==> flow/design.v <==
		module cordic_vec(clk,a0,b0,r,ang);
input signed[15:0]a0,b0;
input clk;
  output signed [15:0]r,ang;
  wire signed [15:0] a1,a2,a3,a4,a5,a6,a7,a8,a9,a10,a11,a12,a13,a14,a15,a16;
  wire signed [15:0] b1,b2,b3,b4,b5,b6,b7,b8,b9,b10,b11,b12,b13,b14,b15,b16;
  wire signed [15:0] angle_x1,angle_x2,angle_x3,angle_x4,angle_x5,angle_x6,angle_x7,angle_x8,angle_x9,angle_x10,angle_x11,angle_x12,angle_x13,angle_x14,angle_x15,angle_x16;
wire signed [15:0] v = 16'd0607;
  vec k1(clk,a0,b0,b0,4'b0,16'b0,a1,b1,angle_x1);
  vec k2(clk,a1,b1,b1,4'd1,angle_x1,a2,b2,angle_x2);
  vec k3(clk,a2,b2,b2,4'd2,angle_x2,a3,b3,angle_x3);
  vec k4(clk,a3,b3,b3,4'd3,angle_x3,a4,b4,angle_x4);
  vec k5(clk,a4,b4,b4,4'd4,angle_x4,a5,b5,angle_x5);
  vec k6(clk,a5,b5,b5,4'd5,angle_x5,a6,b6,angle_x6);
  vec k7(clk,a6,b6,b6,4'd6,angle_x6,a7,b7,angle_x7);
  vec k8(clk,a7,b7,b7,4'd7,angle_x7,a8,b8,angle_x8);
  vec k9(clk,a8,b8,b8,4'd8,angle_x8,a9,b9,angle_x9);
  vec k10(clk,a9,b9,b9,4'd9,angle_x9,a10,b10,angle_x10);
  vec k11(clk,a10,b10,b10,4'd10,angle_x10,a11,b11,angle_x11);
  vec k12(clk,a11,b11,b11,4'd11,angle_x11,a12,b12,angle_x12);
  vec k13(clk,a12,b12,b12,4'd12,angle_x12,a13,b13,angle_x13);
  vec k14(clk,a13,b13,b13,4'd13,angle_x13,a14,b14,angle_x14);
  vec k15(clk,a14,b14,b14,4'd14,angle_x14,a15,b15,angle_x15);
  vec k16(clk,a15,b15,b15,4'd15,angle_x15,a16,b16,angle_x16);
assign  r=v*a16/1000;
assign ang=angle_x16;
endmodule
  module vec(clk,a,b,z,i,angle_y,af,bf,angle_x);
    input signed [15:0]a,b,angle_y,z;
  input clk;
  input [3:0]i;
  output reg signed [15:0]af,bf,angle_x;
    wire [15:0]angle[15:0];
  assign angle[0]=16'd45000;
  assign angle[1]=16'd26570;
  assign angle[2]=16'd14040;
  assign angle[3]=16'd7130;
  assign angle[4]=16'd3580;
  assign angle[5]=16'd1790;
  assign angle[6]=16'd0895;
  assign angle[7]=16'd0448;
  assign angle[8]=16'd0224;
  assign angle[9]=16'd0112;
  assign angle[10]=16'd0056;
  assign angle[11]=16'd0028;
  assign angle[12]=16'd0013;
  assign angle[13]=16'd0007;
  assign angle[14]=16'd0003;
  assign angle[15]=16'd0001;
  always@(posedge clk)
    begin
      if(z < 0)  
   begin
     af<= a - (b>>>i);
     bf<= b + (a>>>i);
     angle_x<=angle_y-angle[i];
     end
  else
    begin
      af<=a+(b>>>i);
      bf<=b-(a>>>i);
      angle_x<=angle_y+angle[i];
      end
    end 
endmodule
==> reports on cordic_vec <==
* Reports on cordic_vec
Module cordic_vec before and after one edit of its RTL, step after step. "unedited" refers to lines of the RTL above, "edited" to lines of the edited file. "difference" is "edited" less "unedited", of the values as shown; "rel. change" is that difference over "unedited", in percent. Operators: Yosys type, input widths -> output width; for muxes data width and select width s. Library cell names are shortened. The mark - stands for no value.
Design: top cordic_vec, clock clk, standard-cell library sky130hd, corner tt_025C_1v80

* Diff
The edit as a unified diff against the file above. The edited RTL no longer does the same as the RTL above: the edit was made by script, with no optimisation intended.
begin of diff
@@ -1,6 +1,10 @@
-		module cordic_vec(clk,a0,b0,r,ang);
+		module cordic_vec(clk,a0,b0,r_out,ang);
 input signed[15:0]a0,b0;
 input clk;
-  output signed [15:0]r,ang;
+  output signed [15:0]r_out,ang;
+  wire signed [15:0] r;
+  reg signed [15:0] r_q;
+  always @(posedge clk) r_q <= r;
+  assign r_out = r_q;
   wire signed [15:0] a1,a2,a3,a4,a5,a6,a7,a8,a9,a10,a11,a12,a13,a14,a15,a16;
   wire signed [15:0] b1,b2,b3,b4,b5,b6,b7,b8,b9,b10,b11,b12,b13,b14,b15,b16;
end of diff

* After elaboration
Counts by Yosys on the flattened word-level netlist (proc, flatten, opt, wreduce; memories kept). Register bits leave out memories and registers merged into their read ports (data or address); mux counts leave out enables and synchronous resets folded into registers. Print and check cells are left out. Cells with the same type and inputs are merged into one.
Cells by class:
- add/sub/neg operators | unedited 92, edited 92, difference 0, rel. change 0.00%
- $mul | unedited 1, edited 1, difference 0, rel. change 0.00%
- div/mod/pow operators | unedited 1, edited 1, difference 0, rel. change 0.00%
- order comparisons | unedited 16, edited 16, difference 0, rel. change 0.00%
- muxes and demuxes | unedited 77, edited 77, difference 0, rel. change 0.00%
Unchanged operator kinds not shown: 37.
Word-level totals:
- register bits after elaboration | unedited 752, edited 768, difference +16, rel. change +2.13%
- input port bits | unedited 33, edited 33, difference 0, rel. change 0.00%
- output and inout port bits | unedited 32, edited 32, difference 0, rel. change 0.00%
- cells after elaboration | unedited 234, edited 235, difference +1, rel. change +0.43%

* Logic depth
Depth = most cells in a row (Yosys ltp): at word level without a register or memory, in the mapped netlist without a sequential cell, where the memories' decode and read muxes count.
Depth:
- depth in word-level cells | unedited 4, edited 4, difference 0, rel. change 0.00%
- ABC_AREA | unedited 0, edited 0
- mapped depth | unedited 79, edited 73, difference -6, rel. change -7.59%
- depth with buffers taken out | unedited 66, edited 63, difference -3, rel. change -4.55%

* Synthesis result
The flow's flattened synthesis, as Yosys stat reports it; memories are mapped. The netlist is that of the ABC_AREA named above (0 if unset); the other value can give another one.
Cells by type:
- nor2_1 | unedited 355, edited 323, difference -32, rel. change -9.01%
- dfxtp_1 | unedited 699, edited 715, difference +16, rel. change +2.29%
- nand2_1 | unedited 200, edited 216, difference +16, rel. change +8.00%
- buf_4 | unedited 20, edited 5, difference -15, rel. change -75.00%
- nor4_1 | unedited 27, edited 40, difference +13, rel. change +48.15%
- o21ai_0 | unedited 243, edited 234, difference -9, rel. change -3.70%
- and2_1 | unedited 28, edited 37, difference +9, rel. change +32.14%
- nand4_1 | unedited 15, edited 24, difference +9, rel. change +60.00%
- or4_1 | unedited 14, edited 5, difference -9, rel. change -64.29%
- xnor2_1 | unedited 585, edited 577, difference -8, rel. change -1.37%
- and3_1 | unedited 25, edited 33, difference +8, rel. change +32.00%
- nand2b_1 | unedited 31, edited 24, difference -7, rel. change -22.58%
- or3_1 | unedited 25, edited 18, difference -7, rel. change -28.00%
- o211ai_1 | unedited 15, edited 22, difference +7, rel. change +46.67%
- nor3_1 | unedited 114, edited 108, difference -6, rel. change -5.26%
- mux2i_1 | unedited 39, edited 33, difference -6, rel. change -15.38%
- a211o_1 | unedited 12, edited 18, difference +6, rel. change +50.00%
- o31ai_1 | unedited 9, edited 15, difference +6, rel. change +66.67%
Unchanged cell types not shown: 24. The list need not be complete.
Mapped netlist:
- cell count | unedited 6109, edited 6081, difference -28, rel. change -0.46%
- cell area after synthesis (um^2) | unedited 54194.5, edited 53973.0, difference -221.5, rel. change -0.41%
- area of sequential cells (um^2) | unedited 13993.4, edited 14313.7, difference +320.3, rel. change +2.29%
- flip-flops | unedited 699, edited 715, difference +16, rel. change +2.29%
- buffers | unedited 100, edited 85, difference -15, rel. change -15.00%
The figures by module come from a second, unflattened synthesis with its own total; it is not the netlist above.
Unflattened totals:
- cell total of the unflattened synthesis | unedited 12024, edited 12040, difference +16, rel. change +0.13%
- area (unflattened synthesis) (um^2) | unedited 99949.6, edited 100269.9, difference +320.3, rel. change +0.32%
Each row is one instance without its submodules.
By module, unedited:
- vec | times used 16, cells 665, area 5577.8 um^2, sequential area 960.9 um^2
- cordic_vec | times used 1, cells 1384, area 10704.0 um^2, sequential area 0.0 um^2
By module, edited:
- vec | times used 16, cells 665, area 5577.8 um^2, sequential area 960.9 um^2
- cordic_vec | times used 1, cells 1400, area 11024.3 um^2, sequential area 320.3 um^2

* Path before layout
Path of least setup slack by OpenSTA after synthesis, without wires, with an ideal clock, recovery checks aside; 20% of the period is set as input and as output delay. Where synthesis merged equal registers, the netlist keeps one of their names.
Timing path post-synthesis:
- path kind | unedited register -> output, edited register -> register
- start point | unedited register k16.af[15], edited register k16.af[5]
- end point | unedited output port r[8], edited register r_q[14]
- period (ps) | unedited 32000, edited 32000, difference 0, rel. change 0.00%
- external output delay (ps) | unedited 6400
- library setup time (ps) | edited 130
- time at the first pin (ps) | unedited 0, edited 0, difference 0
- arrival time (ps) | unedited 18035, edited 16101, difference -1934, rel. change -10.72%
- setup slack (ps) | unedited 7565, edited 15769, difference +8204
- path delay (ps) | unedited 18035, edited 16231, difference -1804, rel. change -10.00%
- stages on the path | unedited 68, edited 63, difference -5, rel. change -7.35%
- path buffers | unedited 6, edited 3, difference -3, rel. change -50.00%
- period reached after synthesis (ps) | unedited 24435, edited 16231, difference -8204, rel. change -33.57%
"path delay" = arrival - input delay + setup time. A path that ends at an output port has no setup time. "stages on the path" counts driving pins, that of a launching flip-flop among them; a cell with two outputs on the path counts twice. "period reached after synthesis" = period - worst setup slack (recovery checks aside). The figure is calculated, with input and output delays left at 20% of the set period. Between the ends stands the longest chain of elaborated cells between them, by number of cells; it is not shown to be the way that was timed. Of several equally long chains one is given. A line is the first line of the expression or statement that the cell stems from. Yosys adds cells for indexed reads and writes and turns some case tables into memories.
On the way, post-synthesis, unedited: path through dfxtp_1 > fa_1 > ha_1 > fa_1 > fa_1 > inv_1 > fa_1 > inv_1 > ha_1 > buf_4 > and3_1 > or4b_1 > o41ai_1 > nor2_1 > o41a_1 > and2_1 > buf_6 > or3_1 > [... 32 more ...] > o31a_1 > buf_4 > o2111ai_2 > xor2_2 > o22ai_2 > a21oi_2 > o41a_1 > a2111oi_2 > o21ai_2 > and2_4 > buf_6 > a2111o_1 > a221o_1 > a221oi_4 > ha_1 > and2_1 > a31oi_1 > xnor2_1, length of the longest elaborated chain 2
Ends and longest elaborated chain, post-synthesis, unedited:
- from (decl) | line 32 | output reg signed [15:0]af,bf,angle_x;
- from (assign) | line 54 | af<= a - (b>>>i);
- from (assign) | line 60 | af<=a+(b>>>i);
- $mul 11x16->27 | line 25 | assign  r=v*a16/1000;
- $div 32x11->32 | line 25
- to (decl) | line 4 | output signed [15:0]r,ang;
On the way, post-synthesis, edited: path through dfxtp_1 > inv_1 > fa_1 > inv_1 > ha_1 > ha_1 > fa_1 > inv_1 > fa_1 > inv_1 > ha_1 > and3_1 > a221o_1 > or4_1 > a32o_1 > or3_4 > or4b_1 > a21o_1 > [... 27 more ...] > o21ai_1 > a211o_2 > a211o_1 > a21o_1 > and4_4 > buf_6 > a41oi_4 > mux2_4 > a211oi_1 > mux2_2 > or2_2 > a31o_1 > o21ai_1 > ha_1 > and2_1 > and3_1 > a31oi_1 > xnor2_1, length of the longest elaborated chain 2
Ends and longest elaborated chain, post-synthesis, edited:
- from (decl) | line 36 | output reg signed [15:0]af,bf,angle_x;
- from (assign) | line 58 | af<= a - (b>>>i);
- from (assign) | line 64 | af<=a+(b>>>i);
- $mul 11x16->27 | line 29 | assign  r=v*a16/1000;
- $div 32x11->32 | line 29
- to (assign) | line 7 | always @(posedge clk) r_q <= r;
- to (decl) | line 6 | reg signed [15:0] r_q;

* Worst path after layout
From the final timing report of the runs of set A: the path of least setup slack in the routed layout; clock arrival at registers is part of the times. The path's times are printed in steps of 10 ps; the period is the one set.
Timing path post-layout:
- path kind | unedited register -> output, edited register -> register
- start point | unedited register k16.af[8], edited register k16.af[5]
- end point | unedited output port r[6], edited register r_q[14]
- period (ps) | unedited 29400, edited 29400, difference 0, rel. change 0.00%
- external output delay (ps) | unedited 5880
- library setup time (ps) | edited 120
- time at the first pin (ps) | unedited 640, edited 670, difference +30, rel. change +4.69%
- arrival time (ps) | unedited 22050, edited 20110, difference -1940, rel. change -8.80%
- setup slack (ps) | unedited 1470, edited 9850, difference +8380
- stages on the path | unedited 62, edited 60, difference -2, rel. change -3.23%
- path buffers | unedited 1, edited 0, difference -1, rel. change -100.00%
Between the ends stands the longest chain of elaborated cells between them, by number of cells; it is not shown to be the way that was timed. Of several equally long chains one is given.
On the way, post-layout, unedited: path through dfxtp_1 > fa_1 > ha_1 > fa_1 > fa_1 > inv_1 > fa_1 > inv_1 > ha_1 > nand3_1 > a211o_1 > nor3_1 > or2_1 > o311a_1 > or2b_1 > o31ai_4 > o31a_1 > nand3_1 > [... 26 more ...] > a41o_1 > o31a_1 > o2111ai_2 > xnor2_1 > nand3_1 > o32ai_1 > a21oi_1 > a2111oi_2 > o21ai_2 > and2_4 > a2111o_1 > a221o_1 > a221oi_4 > ha_1 > and2_1 > a21oi_1 > xnor2_1 > clkdlybuf4s50_1, length of the longest elaborated chain 2
Ends and longest elaborated chain, post-layout, unedited:
- from (decl) | line 32 | output reg signed [15:0]af,bf,angle_x;
- from (assign) | line 54 | af<= a - (b>>>i);
- from (assign) | line 60 | af<=a+(b>>>i);
- $mul 11x16->27 | line 25 | assign  r=v*a16/1000;
- $div 32x11->32 | line 25
- to (decl) | line 4 | output signed [15:0]r,ang;
On the way, post-layout, edited: path through dfxtp_1 > inv_1 > fa_1 > inv_1 > ha_1 > fa_1 > fa_1 > inv_1 > fa_1 > inv_1 > ha_1 > and3_1 > a221o_1 > or4_1 > a32o_1 > nor3_2 > nand3_1 > o41ai_2 > [... 24 more ...] > nor4_2 > a211o_4 > a211oi_4 > a221oi_1 > o211ai_1 > a41oi_4 > mux2i_1 > a41oi_2 > nor4b_1 > o21ai_1 > and3_1 > a211oi_2 > o21ai_1 > ha_1 > and2_1 > and3_1 > a31oi_1 > xnor2_1, length of the longest elaborated chain 2
Ends and longest elaborated chain, post-layout, edited:
- from (decl) | line 36 | output reg signed [15:0]af,bf,angle_x;
- from (assign) | line 58 | af<= a - (b>>>i);
- from (assign) | line 64 | af<=a+(b>>>i);
- $mul 11x16->27 | line 29 | assign  r=v*a16/1000;
- $div 32x11->32 | line 29
- to (assign) | line 7 | always @(posedge clk) r_q <= r;
- to (decl) | line 6 | reg signed [15:0] r_q;

* Flow runs
Runs of the flow (Yosys, OpenROAD) on both versions; the two runs of a pair have the same settings. The constraints put input and output delay at 20% of the set period each and load the outputs with 0.01 pF.
Flow settings, set A: CORE_UTILIZATION 40, period_ns 29.4, CAP_MARGIN 20, CORE_MARGIN 2, SLEW_MARGIN 20
Results, set A:
- post-synthesis cell area (um^2) | unedited 54194.5, edited 53973.0, difference -221.5, rel. change -0.41%
- area of the die (um^2) | unedited 138447.0, edited 137886.0, difference -561.0, rel. change -0.41%
- utilization (%) | unedited 44.1, edited 44.5, difference +0.4
- worst setup slack after layout (ps) | unedited 1465, edited 9855, difference +8390
Flow settings, set B: CELL_PAD_IN_SITES_DETAIL_PLACEMENT 1, CELL_PAD_IN_SITES_GLOBAL_PLACEMENT 1, CORE_UTILIZATION 40, CTS_CLUSTER_DIAMETER 234, GPL_TIMING_DRIVEN 1, HOLD_SLACK_MARGIN 0.04, MIN_ROUTING_LAYER met1, PLACE_DENSITY 0.55, SETUP_SLACK_MARGIN -1.44, TNS_END_PERCENT 25, period_ns 17.5, CAP_MARGIN 20, CORE_MARGIN 2, SLEW_MARGIN 20
Results, set B:
- post-synthesis cell area (um^2) | unedited 54194.5, edited 53973.0, difference -221.5, rel. change -0.41%
- area of the die (um^2) | unedited 138447.0, edited 137886.0, difference -561.0, rel. change -0.41%
- utilization (%) | unedited 48.8, edited 45.8, difference -3.0
- worst setup slack after layout (ps) | unedited -4230, edited 18, difference +4248
